==> flow/design.v <==
`timescale 1ns / 1ps
module conv (
input [4:0] stride,
input  conv_enable, 
output reg [18:0] address1 , address2, write_address,
output reg end_reach, full_conv_end, dot_sum_end,
input clk,
input reset,
input [9:0] w1 ,h1,w2,h2,
output reg [9:0] width, height
  );
reg [9:0] H1_index_outer , V1_index_outer ;
reg [5:0]	v1_index_inner , h1_index_inner ;
reg dot_sum_start ;
always @ (posedge clk) begin	 
		if (reset) begin
			H1_index_outer = 0;
			V1_index_outer = 0;
			v1_index_inner = 0;
			h1_index_inner = 0;
			address1 = 0;
			address2 = 0;
			write_address = 0;
			end_reach = 0;
			dot_sum_end = 0;
			dot_sum_start = 1;
			full_conv_end = 0;
			width = 0;
			height = 0;
		end
		else if (conv_enable) begin
				if (dot_sum_start) begin
						v1_index_inner = 0;
						h1_index_inner = 0;
						dot_sum_start = 0;
						dot_sum_end =0;
				end	
				if (!full_conv_end) begin
					address1 = address1 + 2'b01;
					h1_index_inner = h1_index_inner + 2'b01 ;
					if (h1_index_inner == w2) begin			 
						v1_index_inner = v1_index_inner + 1;
						h1_index_inner = 6'b0;								
						address1 = (v1_index_inner + V1_index_outer )* w1 + H1_index_outer;
					end	
					if (v1_index_inner == h2) begin			 
						H1_index_outer = H1_index_outer + stride;
						address1 = V1_index_outer * w1 + H1_index_outer ;
						dot_sum_start = 1;
						dot_sum_end =1;
						v1_index_inner = 6'b0;
					end
					if ((H1_index_outer + w2) > w1	) begin		 
						width = H1_index_outer;
						dot_sum_start = 1;
						V1_index_outer = V1_index_outer + stride;
						H1_index_outer = 10'b0000000000;
						address1 = V1_index_outer * w1;
					end
					if (address1 == h1*w1 ) 		full_conv_end = 1;		 
					if ((address1 + 1) == h1*w1 ) 		height = V1_index_outer + 1;
					address2 = v1_index_inner*w2 + h1_index_inner;
					if (dot_sum_start)	write_address	= write_address + 1;
				end
		end
    end
endmodule 
Appendix: tool output

Tool chain data of conv:

Module conv before and after one edit of its RTL, step after step.
"before" refers to lines of the RTL above, "after" to lines of the edited file.
"difference" is "after" less "before", of the values as shown; "rel. change" is that difference over "before", in percent.
Library cell names are shortened.
The mark - stands for no value.

* design top: conv
* clock: clk
* library: sky130hd
* corner: tt_025C_1v80

The edit:

Unified diff, file above to edited file.
The edited RTL no longer does the same as the RTL above: the edit was made by script, with no optimisation intended.

```diff
@@ -3,5 +3,5 @@
 input [4:0] stride,
 input  conv_enable, 
-output reg [18:0] address1 , address2, write_address,
+output reg [18:0] address1_o , address2, write_address,
 output reg end_reach, full_conv_end, dot_sum_end,
 input clk,
@@ -10,4 +10,6 @@
 output reg [9:0] width, height
   );
+reg [18:0] address1;
+always @(posedge clk) address1_o <= address1;
 reg [9:0] H1_index_outer , V1_index_outer ;
 reg [5:0]	v1_index_inner , h1_index_inner ;
```

Word level:

Yosys after proc, flatten, opt, wreduce and memory -nomap, before mapping. Memory bits, and registers merged into a memory's read port (data or address), are not among the register bits. Print and check cells are not counted.

Cells by class
* $add $sub $neg: before 13, after 13, difference 0, rel. change 0.00%
* $mul: before 6, after 6, difference 0, rel. change 0.00%
* $lt $le $gt $ge: before 1, after 1, difference 0, rel. change 0.00%
* eq/ne operators: before 4, after 4, difference 0, rel. change 0.00%
* mux-type cells: before 46, after 46, difference 0, rel. change 0.00%
* bitwise operators: before 1, after 1, difference 0, rel. change 0.00%
* reductions and logical operators: before 4, after 4, difference 0, rel. change 0.00%

Operators by type and width
* 2-to-1 mux 6 bit: before 20, after 20, difference 0, rel. change 0.00%
* 2-to-1 mux 1 bit: before 11, after 11, difference 0, rel. change 0.00%
* 2-to-1 mux 10 bit: before 9, after 9, difference 0, rel. change 0.00%
* 2-to-1 mux 19 bit: before 6, after 6, difference 0, rel. change 0.00%
* multiplier 10 x 10 -> 19 bit: before 3, after 3, difference 0, rel. change 0.00%
* AND reduction 3 bit: before 3, after 3, difference 0, rel. change 0.00%
* adder 10 x 5 -> 10 bit: before 2, after 2, difference 0, rel. change 0.00%
* adder 19 x 1 -> 19 bit with constant B: before 2, after 2, difference 0, rel. change 0.00%
* adder 19 x 10 -> 19 bit: before 2, after 2, difference 0, rel. change 0.00%
* adder 6 x 1 -> 6 bit with constant B: before 2, after 2, difference 0, rel. change 0.00%
* == test 6 x 10 -> 1 bit: before 2, after 2, difference 0, rel. change 0.00%
* adder 10 x 1 -> 10 bit with constant B: before 1, after 1, difference 0, rel. change 0.00%
* adder 10 bit: before 1, after 1, difference 0, rel. change 0.00%
* adder 16 x 6 -> 17 bit: before 1, after 1, difference 0, rel. change 0.00%
* adder 19 x 1 -> 20 bit with constant B: before 1, after 1, difference 0, rel. change 0.00%
* adder 6 x 10 -> 11 bit: before 1, after 1, difference 0, rel. change 0.00%
* == test 19 bit: before 1, after 1, difference 0, rel. change 0.00%
* == test 20 bit: before 1, after 1, difference 0, rel. change 0.00%
* > comparator 10 bit: before 1, after 1, difference 0, rel. change 0.00%
* multiplier 10 x 10 -> 20 bit: before 1, after 1, difference 0, rel. change 0.00%
* multiplier 11 x 10 -> 19 bit: before 1, after 1, difference 0, rel. change 0.00%
* multiplier 6 x 10 -> 16 bit: before 1, after 1, difference 0, rel. change 0.00%
* inverter 1 bit: before 1, after 1, difference 0, rel. change 0.00%
* AND reduction 2 bit: before 1, after 1, difference 0, rel. change 0.00%

Word-level totals
* register bits after elaboration: before 112, after 131, difference +19, rel. change +16.96%
* bits of input ports: before 48, after 48, difference 0, rel. change 0.00%
* output and inout port bits: before 80, after 80, difference 0, rel. change 0.00%
* word-level cells: before 87, after 88, difference +1, rel. change +1.15%

Logic depth:

Yosys ltp: most cells in a row. Word level: on the elaborated netlist, between registers, memories and ports. Mapped: between sequential cells and ports; inverters and the memories' decode and read muxes count.

Logic depth
* depth after elaboration: before 23, after 23, difference 0, rel. change 0.00%
* ABC_AREA: before 0, after 0
* depth in mapped cells: before 53, after 51, difference -2, rel. change -3.77%
* mapped depth without buffers: before 42, after 41, difference -1, rel. change -2.38%

Netlist:

Yosys stat after the flow's synthesis: flattened, memories mapped to cells. It holds for the ABC_AREA given above (unset counts as 0); a run with the other value may have another netlist.

Cells by type
* xor2_1: before 79, after 54, difference -25, rel. change -31.65%
* nand2_1: before 358, after 380, difference +22, rel. change +6.15%
* nor2_1: before 210, after 191, difference -19, rel. change -9.05%
* dfxtp_1: before 110, after 129, difference +19, rel. change +17.27%
* nor2b_1: before 19, after 33, difference +14, rel. change +73.68%
* or3_1: before 12, after 21, difference +9, rel. change +75.00%
* clkbuf_1: before 100, after 108, difference +8, rel. change +8.00%
* a21oi_1: before 129, after 136, difference +7, rel. change +5.43%
* nor3_1: before 40, after 47, difference +7, rel. change +17.50%
* and2_1: before 239, after 233, difference -6, rel. change -2.51%
* or4_1: before 1, after 7, difference +6, rel. change +600.00%
* mux2_4: before 0, after 6, difference +6
* a21o_1: before 28, after 23, difference -5, rel. change -17.86%
* o21bai_1: before 28, after 23, difference -5, rel. change -17.86%
* o21ai_0: before 56, after 60, difference +4, rel. change +7.14%
* a211oi_1: before 25, after 29, difference +4, rel. change +16.00%
* nand4_1: before 17, after 21, difference +4, rel. change +23.53%
* o21a_1: before 16, after 12, difference -4, rel. change -25.00%

The list need not be complete.

Mapped netlist
* cell count: before 2938, after 3019, difference +81, rel. change +2.76%
* cell area after synthesis (um2): before 24113.1, after 24933.9, difference +820.8, rel. change +3.40%
* sequential part of the area (um2): before 2202.1, after 2582.5, difference +380.4, rel. change +17.27%
* flip-flop cells: before 110, after 129, difference +19, rel. change +17.27%
* buffers: before 124, after 131, difference +7, rel. change +5.65%

Path before layout:

Path of least setup slack by OpenSTA after synthesis, without wires, with an ideal clock, recovery checks aside; 20% of the period is set as input and as output delay. Where synthesis merged equal registers, the netlist keeps one of their names.

Timing path post-synthesis
* path kind: before input-to-reg, after input-to-reg
* from: before input w2[5], after input w2[2]
* to: before register height[0], after register height[3]
* clock period (ns): before 11.0, after 11.0, difference 0.0, rel. change 0.00%
* input delay (ns): before 2.200, after 2.200, difference 0.000, rel. change 0.00%
* library setup time (ns): before 0.124, after 0.121, difference -0.003
* launch time at the first pin (ns): before 2.200, after 2.200, difference 0.000, rel. change 0.00%
* arrival time (ns): before 9.954, after 10.679, difference +0.725, rel. change +7.28%
* required time (ns): before 10.876, after 10.879, difference +0.003, rel. change +0.03%
* slack (ns): before 0.922, after 0.200, difference -0.722
* delay of the path (ns): before 7.878, after 8.600, difference +0.722, rel. change +9.16%
* driving pins on the path: before 44, after 44, difference 0, rel. change 0.00%
* buffers on the path: before 7, after 8, difference +1, rel. change +14.29%
* period reached after synthesis (ns): before 10.078, after 10.8, difference +0.722, rel. change +7.16%

"delay of the path" = arrival - input delay + setup time.
"driving pins on the path": output pins that drive a net of the path, with the launching flip-flop's if there is one; two outputs of one cell count as two.
"period reached after synthesis" = period - worst setup slack (recovery checks aside). The figure is calculated, with input and output delays left at 20% of the set period.
The rows between start and end are the longest chain of elaborated cells between them; the timing report does not say that the signal goes this way. Where chains are equally long, one stands for them.
A line is the first line of the expression or statement that the cell stems from. Yosys adds cells for indexed reads and writes and turns some case tables into memories.

On the way, post-synthesis, before:
* cells stage by stage: clkbuf_1 nand2b_1 or4_4 a21o_1 a2111oi_4 o21ai_1 nor2_1 buf_4 buf_4 mux2i_1 inv_1 ha_1 a21o_1 a21oi_1 o21bai_1 a21oi_1 o21bai_1 a21oi_1 (+8 left out) o211ai_1 and2_1 buf_6 clkbuf_1 clkbuf_1 nand3_1 o31a_1 inv_1 ha_1 inv_1 or4_4 xnor2_1 a31oi_1 a2111oi_2 o2111ai_1 buf_6 mux2i_1 nor2_1
* length of the longest elaborated chain: 19
* elaborated cells between the ends (all ways): 26
* RTL lines with such cells: 7
* those cells by class: add/sub (3); compare (1); eq/ne (3); mux (18); reduce/logical (1)

Ends and longest elaborated chain, post-synthesis, before
* from (decl): RTL line 9 `input [9:0] w1 ,h1,w2,h2,`
* == test 6 x 10 -> 1 bit: RTL line 41 `if (h1_index_inner == w2) begin`
* 2-to-1 mux 6 bit: RTL line 41
* 2-to-1 mux 6 bit: RTL line 38 `if (!full_conv_end) begin`
* 2-to-1 mux 6 bit: RTL line 31 `else if (conv_enable) begin`
* 2-to-1 mux 6 bit: RTL line 16 `if (reset) begin`
* == test 6 x 10 -> 1 bit: RTL line 46 `if (v1_index_inner == h2) begin`
* 2-to-1 mux 10 bit: RTL line 46
* (+5 left out)
* 2-to-1 mux 19 bit: RTL line 53 `if ((H1_index_outer + w2) > w1 ) begin`
* 2-to-1 mux 19 bit: RTL line 38
* 2-to-1 mux 19 bit: RTL line 31
* 2-to-1 mux 19 bit: RTL line 16
* adder 19 x 1 -> 20 bit: RTL line 61 `if ((address1 + 1) == h1*w1 ) height = V1_index_outer + 1;`
* == test 20 bit: RTL line 61
* AND reduction 3 bit
* to (assign): RTL line 29 `height = 0;`
* to (assign): RTL line 61
* to (decl): RTL line 10 `output reg [9:0] width, height`

On the way, post-synthesis, after:
* cells stage by stage: clkbuf_1 nor2b_1 a21oi_1 o2111ai_1 or4_4 buf_6 o31a_1 buf_6 nor2_4 buf_4 mux2i_1 inv_1 ha_1 a21o_1 a21oi_1 o21bai_1 a21oi_1 o21bai_1 (+8 left out) a2111oi_0 a31o_2 clkbuf_1 clkbuf_1 clkbuf_1 mux2i_1 inv_1 ha_1 xnor2_1 or2_2 a211oi_1 or4b_1 nand3_1 o2111ai_1 nor4_2 o2111ai_1 buf_6 mux2_4
* length of the longest elaborated chain: 19
* elaborated cells between the ends (all ways): 26
* RTL lines with such cells: 7
* those cells by class: add/sub (3); compare (1); eq/ne (3); mux (18); reduce/logical (1)

Ends and longest elaborated chain, post-synthesis, after
* from (decl): RTL line 9 `input [9:0] w1 ,h1,w2,h2,`
* == test 6 x 10 -> 1 bit: RTL line 43 `if (h1_index_inner == w2) begin`
* 2-to-1 mux 6 bit: RTL line 43
* 2-to-1 mux 6 bit: RTL line 40 `if (!full_conv_end) begin`
* 2-to-1 mux 6 bit: RTL line 33 `else if (conv_enable) begin`
* 2-to-1 mux 6 bit: RTL line 18 `if (reset) begin`
* == test 6 x 10 -> 1 bit: RTL line 48 `if (v1_index_inner == h2) begin`
* 2-to-1 mux 10 bit: RTL line 48
* (+5 left out)
* 2-to-1 mux 19 bit: RTL line 55 `if ((H1_index_outer + w2) > w1 ) begin`
* 2-to-1 mux 19 bit: RTL line 40
* 2-to-1 mux 19 bit: RTL line 33
* 2-to-1 mux 19 bit: RTL line 18
* adder 19 x 1 -> 20 bit: RTL line 63 `if ((address1 + 1) == h1*w1 ) height = V1_index_outer + 1;`
* == test 20 bit: RTL line 63
* AND reduction 3 bit
* to (assign): RTL line 31 `height = 0;`
* to (assign): RTL line 63
* to (decl): RTL line 10 `output reg [9:0] width, height`

Worst path after layout:

Path of least setup slack in the final report of each run of set A (OpenROAD, finished layout, wires in). Where an end is a register, its clock arrival counts in the times.

Timing path post-layout
* path kind: before input-to-reg, after input-to-reg
* from: before input stride[1], after input w2[5]
* to: before register height[6], after register height[4]
* clock period (ns): before 11.0, after 11.0, difference 0.0, rel. change 0.00%
* input delay (ns): before 2.20, after 2.20, difference 0.00, rel. change 0.00%
* library setup time (ns): before 0.12, after 0.11, difference -0.01
* launch time at the first pin (ns): before 2.20, after 2.20, difference 0.00, rel. change 0.00%
* arrival time (ns): before 10.72, after 10.81, difference +0.09, rel. change +0.84%
* required time (ns): before 11.27, after 11.31, difference +0.04, rel. change +0.35%
* slack (ns): before 0.55, after 0.51, difference -0.04
* driving pins on the path: before 33, after 39, difference +6, rel. change +18.18%
* buffers on the path: before 3, after 3, difference 0, rel. change 0.00%

The rows between start and end are the longest chain of elaborated cells between them; the timing report does not say that the signal goes this way. Where chains are equally long, one stands for them.

On the way, post-layout, before:
* cells stage by stage: clkdlybuf4s50_1 ha_1 a21o_1 a21oi_1 o21bai_1 a21oi_1 buf_4 nor2_1 xor2_2 nand2_1 fa_1 inv_1 fa_1 fa_1 fa_1 fa_1 ha_1 and2_1 nand2_1 a211oi_1 o31ai_2 nand2_1 a21oi_1 xor2_1 mux2_2 xor2_1 a2111oi_1 a311oi_1 nor4_1 o2111ai_2 buf_12 mux2i_1 nor2_1
* length of the longest elaborated chain: 14
* elaborated cells between the ends (all ways): 23
* RTL lines with such cells: 10
* those cells by class: add/sub (6); mul (1); compare (1); eq/ne (1); mux (13); reduce/logical (1)

Ends and longest elaborated chain, post-layout, before
* from (decl): RTL line 3 `input [4:0] stride,`
* adder 10 x 5 -> 10 bit: RTL line 47 `H1_index_outer = H1_index_outer + stride;`
* 2-to-1 mux 10 bit: RTL line 46 `if (v1_index_inner == h2) begin`
* 2-to-1 mux 10 bit: RTL line 38 `if (!full_conv_end) begin`
* 2-to-1 mux 10 bit: RTL line 31 `else if (conv_enable) begin`
* 2-to-1 mux 10 bit: RTL line 16 `if (reset) begin`
* adder 10 bit: RTL line 53 `if ((H1_index_outer + w2) > w1 ) begin`
* > comparator 10 bit: RTL line 53
* 2-to-1 mux 19 bit: RTL line 53
* 2-to-1 mux 19 bit: RTL line 38
* 2-to-1 mux 19 bit: RTL line 31
* 2-to-1 mux 19 bit: RTL line 16
* adder 19 x 1 -> 20 bit: RTL line 61 `if ((address1 + 1) == h1*w1 ) height = V1_index_outer + 1;`
* == test 20 bit: RTL line 61
* AND reduction 3 bit
* to (assign): RTL line 29 `height = 0;`
* to (assign): RTL line 61
* to (decl): RTL line 10 `output reg [9:0] width, height`

On the way, post-layout, after:
* cells stage by stage: clkdlybuf4s50_1 inv_1 and2_1 a221o_1 or4_4 o31a_1 nor2_4 mux2i_1 inv_1 ha_1 a21o_1 a21oi_1 o21bai_1 a21oi_1 o21bai_1 a21oi_1 o21bai_1 a21oi_1 (+3 left out) nand4_1 a211oi_2 a2111oi_2 buf_4 a31o_4 mux2i_2 inv_1 ha_1 xnor2_1 or2_2 a211oi_2 or4b_1 nand3_1 o2111ai_1 nor4_2 o2111ai_2 buf_4 mux2_4
* length of the longest elaborated chain: 19
* elaborated cells between the ends (all ways): 26
* RTL lines with such cells: 7
* those cells by class: add/sub (3); compare (1); eq/ne (3); mux (18); reduce/logical (1)

Ends and longest elaborated chain, post-layout, after
* from (decl): RTL line 9 `input [9:0] w1 ,h1,w2,h2,`
* == test 6 x 10 -> 1 bit: RTL line 43 `if (h1_index_inner == w2) begin`
* 2-to-1 mux 6 bit: RTL line 43
* 2-to-1 mux 6 bit: RTL line 40 `if (!full_conv_end) begin`
* 2-to-1 mux 6 bit: RTL line 33 `else if (conv_enable) begin`
* 2-to-1 mux 6 bit: RTL line 18 `if (reset) begin`
* == test 6 x 10 -> 1 bit: RTL line 48 `if (v1_index_inner == h2) begin`
* 2-to-1 mux 10 bit: RTL line 48
* (+5 left out)
* 2-to-1 mux 19 bit: RTL line 55 `if ((H1_index_outer + w2) > w1 ) begin`
* 2-to-1 mux 19 bit: RTL line 40
* 2-to-1 mux 19 bit: RTL line 33
* 2-to-1 mux 19 bit: RTL line 18
* adder 19 x 1 -> 20 bit: RTL line 63 `if ((address1 + 1) == h1*w1 ) height = V1_index_outer + 1;`
* == test 20 bit: RTL line 63
* AND reduction 3 bit
* to (assign): RTL line 31 `height = 0;`
* to (assign): RTL line 63
* to (decl): RTL line 10 `output reg [9:0] width, height`

Measured runs:

Both versions went through the flow (Yosys, OpenROAD) with the same settings in each pair. Constraints: input delay and output delay 20% of the set period each, output load 0.01 pF.

Settings, set A:
* period_ns: 11.0
* CAP_MARGIN: 20
* CORE_MARGIN: 2
* CORE_UTILIZATION: 40
* SLEW_MARGIN: 20

Final reports, set A
* chip area after synthesis (Yosys) (um2): before 24113.1, after 24933.9, difference +820.8, rel. change +3.40%
* area inside the die boundary (um2): before 62262.7, after 64348.5, difference +2085.8, rel. change +3.35%
* standard-cell area after routing (um2): before 27079.7, after 28056.9, difference +977.2, rel. change +3.61%
* final utilization (%): before 45.1, after 45.5, difference +0.4
* setup slack of the worst path (ns): before 0.555, after 0.506, difference -0.049
* worst hold slack in the final report (ns): before 0.462, after 0.364, difference -0.098
* reached clock period (ns): before 10.445, after 10.494, difference +0.049, rel. change +0.47%

Settings, set B:
* ABC_AREA: 1
* CAP_MARGIN: 40
* CELL_PAD_IN_SITES_GLOBAL_PLACEMENT: 0
* CORE_UTILIZATION: 15
* CTS_CLUSTER_DIAMETER: 143
* CTS_CLUSTER_SIZE: 68
* HOLD_SLACK_MARGIN: 0.04
* MIN_ROUTING_LAYER: met1
* PLACE_DENSITY_LB_ADDON: 0.2
* period_ns: 6.95
* CORE_MARGIN: 2
* SLEW_MARGIN: 20

Final reports, set B
* chip area after synthesis (Yosys) (um2): before 24673.7, after 25036.5, difference +362.8, rel. change +1.47%
* area inside the die boundary (um2): before 167752.0, after 170193.0, difference +2441.0, rel. change +1.46%
* standard-cell area after routing (um2): before 36323.6, after 36960.4, difference +636.8, rel. change +1.75%
* final utilization (%): before 22.3, after 22.4, difference +0.1
* setup slack of the worst path (ns): before -1.234, after -1.115, difference +0.119
* worst hold slack in the final report (ns): before 0.469, after 0.392, difference -0.077
* reached clock period (ns): before 8.184, after 8.065, difference -0.119, rel. change -1.45%

By "reached clock period" is meant the clock period of the run minus its worst setup slack. This is arithmetic on one report: input and output delays are still those of the set period (20% each).
